==> flow/design.v <==
`timescale 1us / 1ps
module ARTAU(
    input radar_echo,
    input scan_for_target,
    input [31:0] jet_speed,
    input [31:0] max_safe_distance,
    input RST,
    input CLK,
    output reg radar_pulse_trigger,
    output reg [31:0] distance_to_target,
    output reg threat_detected,
    output reg [1:0] ARTAU_state
);
reg [31:0] distance1;   
reg [31:0] distance2;   
reg [11:0] elapsed_time;   
reg have_prev;          
parameter c0 = 300000000;   
parameter radar_pulse_duration = 300;   
parameter max_listen_time = 2000;   
parameter assess_timeout = 3000;   
wire [40:0] echo_product = c0 * elapsed_time;
wire [40:0] echo_distance = echo_product / 2000;
wire [11:0] elapsed_ms = elapsed_time / 1000;
wire [44:0] predicted_distance = distance2 + jet_speed * elapsed_ms;
always @(posedge CLK or posedge RST) begin
    if (RST) begin
        ARTAU_state <= 2'b00;   
        radar_pulse_trigger <= 0;
        distance_to_target <= 0;
        threat_detected <= 0;
        distance1 <= 0;
        elapsed_time <= 0;
        have_prev <= 0;
    end else begin
        case (ARTAU_state)
            2'b00:   
                if (scan_for_target) begin
                    radar_pulse_trigger <= 1;
                    ARTAU_state <= 2'b01;   
                end
            2'b01:   
                if (elapsed_time < radar_pulse_duration) begin
                    radar_pulse_trigger <= 1;
                    elapsed_time <= elapsed_time + 100;   
                end else begin
                    radar_pulse_trigger <= 0;
                    elapsed_time <= 0;
                    ARTAU_state <= 2'b10;   
                end
            2'b10:   
                if (elapsed_time < max_listen_time) begin
                    if (radar_echo) begin
                        distance1 <= distance2;
                        distance2 <= echo_distance[31:0];
                        elapsed_time <= 0;
                        if (have_prev) begin
                            ARTAU_state <= 2'b11;   
                        end else begin
                            have_prev <= 1;
                            radar_pulse_trigger <= 1;
                            ARTAU_state <= 2'b01;   
                        end
                    end else begin
                        elapsed_time <= elapsed_time + 100;
                    end
                end else begin
                    ARTAU_state <= 2'b00;
                    radar_pulse_trigger <= 0;
                    distance_to_target <= 0;
                    threat_detected <= 0;
                    elapsed_time <= 0;
                    have_prev <= 0;
                end
            2'b11:   
                if (elapsed_time < assess_timeout) begin
                    distance_to_target <= distance2;
                    threat_detected <= (predicted_distance < distance1) && distance2 < max_safe_distance;
                    if (scan_for_target) begin
                        radar_pulse_trigger <= 1;
                        elapsed_time <= 0;
                        ARTAU_state <= 2'b01;   
                    end else begin
                        elapsed_time <= elapsed_time + 100;
                    end
                end else begin
                    ARTAU_state <= 2'b00;
                    radar_pulse_trigger <= 0;
                    distance_to_target <= 0;
                    threat_detected <= 0;
                    elapsed_time <= 0;
                    have_prev <= 0;
                end
        endcase
    end
end
endmodule
module ECSU(
    input CLK,
    input RST,
    input thunderstorm,
    input [5:0] wind,
    input [1:0] visibility,
    input signed [7:0] temperature,
    output reg severe_weather,
    output reg emergency_landing_alert,
    output reg [1:0] ECSU_state
);
    parameter ALL_CLEAR = 2'b00;
    parameter CAUTION = 2'b01;
    parameter HIGH_ALERT = 2'b10;
    parameter EMERGENCY = 2'b11;
    reg [1:0] current_state, next_state;
    always @(posedge CLK or posedge RST) begin
        if (RST) begin
            current_state <= ALL_CLEAR;
        end else begin
            current_state <= next_state;
        end
    end
    always @(*) begin
        severe_weather = (current_state == HIGH_ALERT) || (current_state == EMERGENCY);
        emergency_landing_alert = (current_state == EMERGENCY);
        ECSU_state = current_state;
    end
    always @(*) begin
        next_state = current_state;
        case (current_state)
            ALL_CLEAR: begin
                if (wind >= 11 && wind <= 15)  
                    next_state = CAUTION;
                else if (visibility == 2'b01)  
                    next_state = CAUTION;
                else if (thunderstorm || wind > 15 || temperature > 35 || temperature < -35 || visibility == 2'b11) begin
                    next_state = HIGH_ALERT;
                end
            end
            CAUTION: begin
                if (wind <= 10 && visibility == 2'b00)  
                    next_state = ALL_CLEAR;
                else if (thunderstorm || wind > 15 || temperature > 35 || temperature < -35 || visibility == 2'b11) begin
                    next_state = HIGH_ALERT;
                end
            end
            HIGH_ALERT: begin
                if (temperature < -40 || temperature > 40 || wind > 20) begin
                    next_state = EMERGENCY;
                end else if (!thunderstorm && wind <= 10 && temperature >= -35 && temperature <= 35 && visibility != 2'b11) begin
                    next_state = CAUTION;
                end
            end
            EMERGENCY: begin
            end
        endcase
    end
endmodule
`timescale 1us / 1ps
module ICMS(
    input CLK,
    input RST,
    input radar_echo,
    input scan_for_target,
    input [31:0] jet_speed,
    input [31:0] max_safe_distance,
    input [5:0] wind,
    input thunderstorm,
    input [1:0] visibility,
    input signed [7:0] temperature,
    output radar_pulse_trigger,
    output [31:0] distance_to_target,
    output safe_to_engage,
    output threat_detected,
    output emergency_landing_alert,
    output [1:0] ECSU_state,  
    output [1:0] ARTAU_state
);
   wire severe_weather;
   ARTAU artau_inst (
       .radar_echo(radar_echo),
       .scan_for_target(scan_for_target),
       .jet_speed(jet_speed),
       .max_safe_distance(max_safe_distance),
       .RST(RST),
       .CLK(CLK),
       .radar_pulse_trigger(radar_pulse_trigger),
       .distance_to_target(distance_to_target),
       .threat_detected(threat_detected),
       .ARTAU_state(ARTAU_state)
   );
   ECSU ecsu_inst (
       .CLK(CLK),
       .RST(RST),
       .thunderstorm(thunderstorm),
       .wind(wind),
       .visibility(visibility),
       .temperature(temperature),
       .severe_weather(severe_weather),
       .emergency_landing_alert(emergency_landing_alert),
       .ECSU_state(ECSU_state)
   );
   assign safe_to_engage = (threat_detected) && (!severe_weather);
endmodule
== Step by step through the tools: ICMS ==
What the tools print for ICMS, step after step.
Lines are those of the file above, counted from 1.
Cell names lack the library's common part.
Not given: --
Design
  top module: ICMS
  clock input: CLK
  cell library: sky130hd
  library corner: tt_025C_1v80

== Word-level counts ==
Counts by Yosys on the flattened word-level netlist (proc, flatten, opt, wreduce; memories kept). Register bits leave out memories and registers merged into their read ports (data or address). Print and check cells are left out. Cells with the same type and inputs are merged into one.
Storage and ports
  register bits after elaboration: 115
  input bits: 85
  output and inout port bits: 40
  cells after elaboration: 115
Cells by class
  add/sub/neg operators: 2
  multipliers: 2
  div/mod/pow operators: 2
  order comparisons: 16
  equal/unequal tests: 15
  muxes and demuxes: 37
  bitwise gates (word level): 2
  reductions and logical operators: 30
Operators with widths (number)
  multiplier 32 x 12 -> 44 bit: 1
  divider 41 x 11 -> 41 bit with constant B: 1
  multiplier 21 x 12 -> 33 bit with constant A: 1
  divider 12 x 10 -> 32 bit with constant B: 1
  parallel mux 32 bit (select 2 bit): 1
  2-to-1 mux 32 bit: 2
  2-to-1 mux 12 bit: 5
  adder 32 x 45 -> 45 bit: 1
  less-than comparator 45 x 32 -> 1 bit: 1
  parallel mux 12 bit (select 3 bit): 1
  less-than comparator 32 bit: 1
  2-to-1 mux 2 bit: 12
  > comparator 8 x 7 -> 1 bit with constant B: 2
  less-than comparator 8 x 7 -> 1 bit with constant B: 2
  less-than comparator 12 x 11 -> 1 bit with constant B: 1
  less-than comparator 12 bit with constant B: 1
  adder 12 x 7 -> 12 bit with constant B: 1
  less-than comparator 12 x 9 -> 1 bit with constant B: 1
  AND reduction 3 bit: 4
  less-or-equal comparator 6 x 4 -> 1 bit with constant B: 2
  2-to-1 mux 1 bit: 11
  equality test 2 bit with constant B: 5
  logical AND 1 bit: 8
  != test 2 bit with constant B: 4
  greater-or-equal comparator 8 x 7 -> 1 bit with constant B: 1
  less-or-equal comparator 8 x 7 -> 1 bit with constant B: 1
  parallel mux 2 bit (select 4 bit): 1
  logical OR 1 bit: 7
Not listed: further kinds 17, cells in them 26.

== Depth ==
Longest topological path by Yosys (ltp), each cell counted once; first at word level (registers and memories cut), then after technology mapping (sequential cells cut; the memories' decode and read muxes count).
Depth
  depth in word-level cells: 9
  ABC_AREA: 0
  depth in mapped cells: 119
  gate-level depth less buffers: 103

== After synthesis ==
Source: synth_stat.txt of the flow (Yosys; design flattened, memories mapped). It holds for the ABC_AREA given above (unset counts as 0); a run with the other value may have another netlist.
Mapped netlist
  mapped cells: 3088
  mapped area: 24708.7 µm²
  mapped flip-flops: 110
Cell types
  ha_1: number 313, total area 3.92E+03 µm²
  dfrtp_1: number 79, total area 1.98E+03 µm²
  fa_1: number 77, total area 1.54E+03 µm²
  nand2_1: number 303, total area 1.14E+03 µm²
  a21oi_1: number 227, total area 1136.09 µm²
  inv_1: number 272, total area 1.02E+03 µm²
  xnor2_1: number 110, total area 963.424 µm²
  edfxtp_1: number 31, total area 930.893 µm²
  nor2_1: number 166, total area 623.098 µm²
  o21ai_0: number 115, total area 575.552 µm²
  mux2_2: number 45, total area 506.736 µm²
  xor2_1: number 52, total area 455.437 µm²
  o21bai_1: number 58, total area 435.418 µm²
  o211ai_1: number 50, total area 375.36 µm²
  nor3_1: number 70, total area 350.336 µm²
  mux2i_1: number 33, total area 330.317 µm²
  a22o_1: number 36, total area 315.302 µm²
  nand3_1: number 60, total area 300.288 µm²
Not listed: further types 131, cells in them 991.
By module: a second synthesis without flattening, with its own total; a netlist apart from the flattened one above.
Unflattened totals
  cell total of the unflattened synthesis: 3135
  area total of the unflattened synthesis: 25238.0 µm²
Each row is one instance without its submodules.
Modules
  ARTAU: instances 1, cells 3080, area 24810.0 µm², sequential area 2857.7 µm²
  ECSU: instances 1, cells 54, area 414.1 µm², sequential area 50.0 µm²
  ICMS: instances 1, cells 1, area 13.8 µm², sequential area 0.0 µm²

== Worst setup path after synthesis ==
OpenSTA on the mapped netlist: ideal clock, no wires. The path of least setup slack (recovery checks aside). Input and output delay are each 20% of the period. Register names are those of the netlist, which keeps one name where synthesis merged equal registers.
Timing post-synthesis
  kind: register to register
  from: reg artau_inst.elapsed_time[3]
  to: reg artau_inst.distance2[0]
  clock period: 30.0 ns
  launch time at the first pin: 0.000 ns
  arrival time: 26.620 ns
  data required time: 29.730 ns
  slack: 3.110 ns
  path delay: 26.890 ns
  stages: 105
  buffers on the path: 9
  synthesis period reached: 26.89 ns
"path delay" = arrival - input delay + setup time.
"stages" counts driving pins, that of a launching flip-flop among them; a cell with two outputs on the path counts twice.
"synthesis period reached" = period - worst setup slack (recovery checks aside). The figure is calculated, with input and output delays left at 20% of the set period.
The rows between start and end are the longest chain of elaborated cells between them; the timing report does not say that the signal goes this way. Where chains are equally long, one stands for them.
A line is the first line of the expression or statement that the cell stems from. Yosys adds cells for indexed reads and writes and turns some case tables into memories.
At most two assigning lines are given for a register; there are more.
Ways into the end's enable are left out, as the timed path ends at the data pin.
On the way, post-synthesis
  path through: dfrtp_1 > fa_1 > ha_1 > fa_1 > inv_1 > fa_1 > fa_1 > inv_1 > ha_1 > a21oi_1 > o21ai_0 > or4_1 > mux2_2 > and2_1 > buf_2 > or4_4 > o211ai_2 > mux2i_1 > [... 69 more ...] > nand2_1 > nor4_1 > o311ai_4 > and2_1 > clkbuf_1 > xnor2_1 > ha_1 > inv_1 > nor4_4 > a31oi_2 > inv_1 > ha_1 > nor3b_1 > nor4bb_1 > a21oi_1 > o221a_2 > o22ai_1 > nand4_1
  length of the longest elaborated chain: 2
  elaborated cells on any way between the ends: 2
  source lines of those cells: 2
  those cells by class: mul (1); div (1)
Ends and longest elaborated chain, post-synthesis
  from (decl): RTL line 16  | reg [11:0] elapsed_time;
  from (assign): RTL line 45  | elapsed_time <= elapsed_time + 100;
  from (assign): RTL line 65  | elapsed_time <= elapsed_time + 100;
  multiplier 21 x 12 -> 33 bit: RTL line 22
  divider 41 x 11 -> 41 bit: RTL line 23
  to (assign): RTL line 55  | distance2 <= echo_distance[31:0];
  to (decl): RTL line 15  | reg [31:0] distance2;
Nets of the timed path that keep an RTL name, with a line that drives or declares them; the list need not be complete.
Named nets, post-synthesis (RTL line)
  artau_inst.echo_distance[28]: 23
  artau_inst.echo_distance[5]: 23
  artau_inst.echo_distance[3]: 23

== Timing after layout ==
From the final timing report of run A: the path of least setup slack in the routed layout; clock arrival at registers is part of the times.
Timing post-layout
  kind: register to register
  from: reg artau_inst.elapsed_time[4]
  to: reg artau_inst.distance2[0]
  clock period: 30.0 ns
  launch time at the first pin: 0.38 ns
  arrival time: 26.52 ns
  data required time: 30.13 ns
  slack: 3.62 ns
  stages: 107
  buffers on the path: 11
The rows between start and end are the longest chain of elaborated cells between them; the timing report does not say that the signal goes this way. Where chains are equally long, one stands for them.
At most two assigning lines are given for a register; there are more.
Ways into the end's enable are left out, as the timed path ends at the data pin.
On the way, post-layout
  path through: dfrtp_2 > fa_1 > ha_4 > fa_1 > inv_1 > fa_1 > fa_1 > inv_2 > ha_4 > nand4_1 > nor3_2 > a32o_2 > mux2_4 > and2_4 > buf_6 > or4_4 > o211ai_4 > mux2i_2 > [... 71 more ...] > buf_6 > inv_6 > ha_4 > nand2b_4 > or3_4 > nor3_4 > and4_1 > a221o_1 > nand3_4 > a31oi_4 > inv_2 > ha_4 > nor3b_4 > nand4bb_1 > mux2_4 > o221a_4 > o22ai_4 > nand4_1
  length of the longest elaborated chain: 2
  elaborated cells on any way between the ends: 2
  source lines of those cells: 2
  those cells by class: mul (1); div (1)
Ends and longest elaborated chain, post-layout
  from (decl): RTL line 16  | reg [11:0] elapsed_time;
  from (assign): RTL line 45  | elapsed_time <= elapsed_time + 100;
  from (assign): RTL line 65  | elapsed_time <= elapsed_time + 100;
  multiplier 21 x 12 -> 33 bit: RTL line 22
  divider 41 x 11 -> 41 bit: RTL line 23
  to (assign): RTL line 55  | distance2 <= echo_distance[31:0];
  to (decl): RTL line 15  | reg [31:0] distance2;
Nets of the timed path that keep an RTL name, with a line that drives or declares them; the list need not be complete.
Named nets, post-layout (RTL line)
  artau_inst.echo_distance[16]: 23
  artau_inst.echo_distance[11]: 23
  artau_inst.echo_distance[5]: 23
  artau_inst.echo_distance[3]: 23

Subject: flow runs of ICMS

Hi,

Stored flow runs of ICMS (6 of them; Yosys, OpenROAD, sky130hd). They differ in their settings and are not a sequence. Constraints: input delay and output delay 20% of the set period each, output load 0.01 pF.
"worst setup path time (ns)": the worst setup path's part of the clock period (all of it between registers, 20% less for each end at a port) less its slack. A launch clock that arrives late makes it longer, a capture clock that arrives late makes it shorter.

settings of run A
{
  "CELL_PAD_IN_SITES_GLOBAL_PLACEMENT": 3,
  "CORE_ASPECT_RATIO": 1.54,
  "CTS_CLUSTER_DIAMETER": 171,
  "GPL_ROUTABILITY_DRIVEN": 1,
  "GPL_TIMING_DRIVEN": 0,
  "HOLD_SLACK_MARGIN": -0.05,
  "SETUP_SLACK_MARGIN": 4.19,
  "SLEW_MARGIN": 5,
  "period_ns": 30.0,
  "CAP_MARGIN": 20,
  "CORE_MARGIN": 2,
  "CORE_UTILIZATION": 40
}
report of run A
yosys chip area after synthesis (um^2): 24708.7
finish__design__die__area: 63823.2
finish__design__instance__area__stdcell: 33214.4
finish__timing__setup__ws: 3.616
worst setup path time (ns): 26.38
worst setup path kind: register to register

settings of run B
{
  "CELL_PAD_IN_SITES_GLOBAL_PLACEMENT": 1,
  "HOLD_SLACK_MARGIN": -0.05,
  "period_ns": 30.0,
  "CAP_MARGIN": 20,
  "CORE_MARGIN": 2,
  "CORE_UTILIZATION": 40,
  "SLEW_MARGIN": 20
}
report of run B
yosys chip area after synthesis (um^2): 24708.7
finish__design__die__area: 63776.5
finish__design__instance__area__stdcell: 28065.7
finish__timing__setup__ws: 1.444
worst setup path time (ns): 28.56
worst setup path kind: register to register

settings of run C
{
  "CAP_MARGIN": 20,
  "CELL_PAD_IN_SITES_DETAIL_PLACEMENT": 1,
  "CORE_MARGIN": 4,
  "CORE_UTILIZATION": 15,
  "CTS_CLUSTER_DIAMETER": 382,
  "CTS_CLUSTER_SIZE": 92,
  "MIN_ROUTING_LAYER": "met2",
  "PLACE_DENSITY_LB_ADDON": 0.09,
  "SETUP_SLACK_MARGIN": 1.59,
  "SLEW_MARGIN": 0,
  "period_ns": 26.3
}
report of run C
yosys chip area after synthesis (um^2): 24708.7
finish__design__die__area: 171280.0
finish__design__instance__area__stdcell: 38982.4
finish__timing__setup__ws: 0.253
worst setup path time (ns): 26.05
worst setup path kind: register to register

settings of run D
{
  "ABC_AREA": 0,
  "CAP_MARGIN": 30,
  "CORE_MARGIN": 2,
  "CORE_UTILIZATION": 45,
  "GPL_ROUTABILITY_DRIVEN": 1,
  "GPL_TIMING_DRIVEN": 1,
  "HOLD_SLACK_MARGIN": -0.02,
  "MAX_ROUTING_LAYER": "met4",
  "SLEW_MARGIN": 30,
  "period_ns": 24.0
}
report of run D
yosys chip area after synthesis (um^2): 24708.7
finish__design__die__area: 56798.8
finish__design__instance__area__stdcell: 35826.9
finish__timing__setup__ws: -1.623
worst setup path time (ns): 25.62
worst setup path kind: register to register

settings of run E
{
  "CORE_UTILIZATION": 71,
  "period_ns": 29.0,
  "CAP_MARGIN": 20,
  "CORE_MARGIN": 2,
  "SLEW_MARGIN": 20
}
report of run E
yosys chip area after synthesis (um^2): 24708.7
finish__design__die__area: 36309.3
finish__design__instance__area__stdcell: 28187.0
finish__timing__setup__ws: 0.790
worst setup path time (ns): 28.21
worst setup path kind: register to register

settings of run F
{
  "CELL_PAD_IN_SITES_GLOBAL_PLACEMENT": 0,
  "CORE_ASPECT_RATIO": 1.13,
  "CORE_UTILIZATION": 44,
  "CTS_CLUSTER_DIAMETER": 171,
  "GPL_ROUTABILITY_DRIVEN": 0,
  "GPL_TIMING_DRIVEN": 0,
  "HOLD_SLACK_MARGIN": -0.05,
  "MAX_ROUTING_LAYER": "met4",
  "SETUP_SLACK_MARGIN": 4.19,
  "SLEW_MARGIN": 5,
  "period_ns": 30.0,
  "CAP_MARGIN": 20,
  "CORE_MARGIN": 2
}
report of run F
yosys chip area after synthesis (um^2): 24708.7
finish__design__die__area: 58071.2
finish__design__instance__area__stdcell: 32902.8
finish__timing__setup__ws: 3.010
worst setup path time (ns): 26.99
worst setup path kind: register to register

Regards
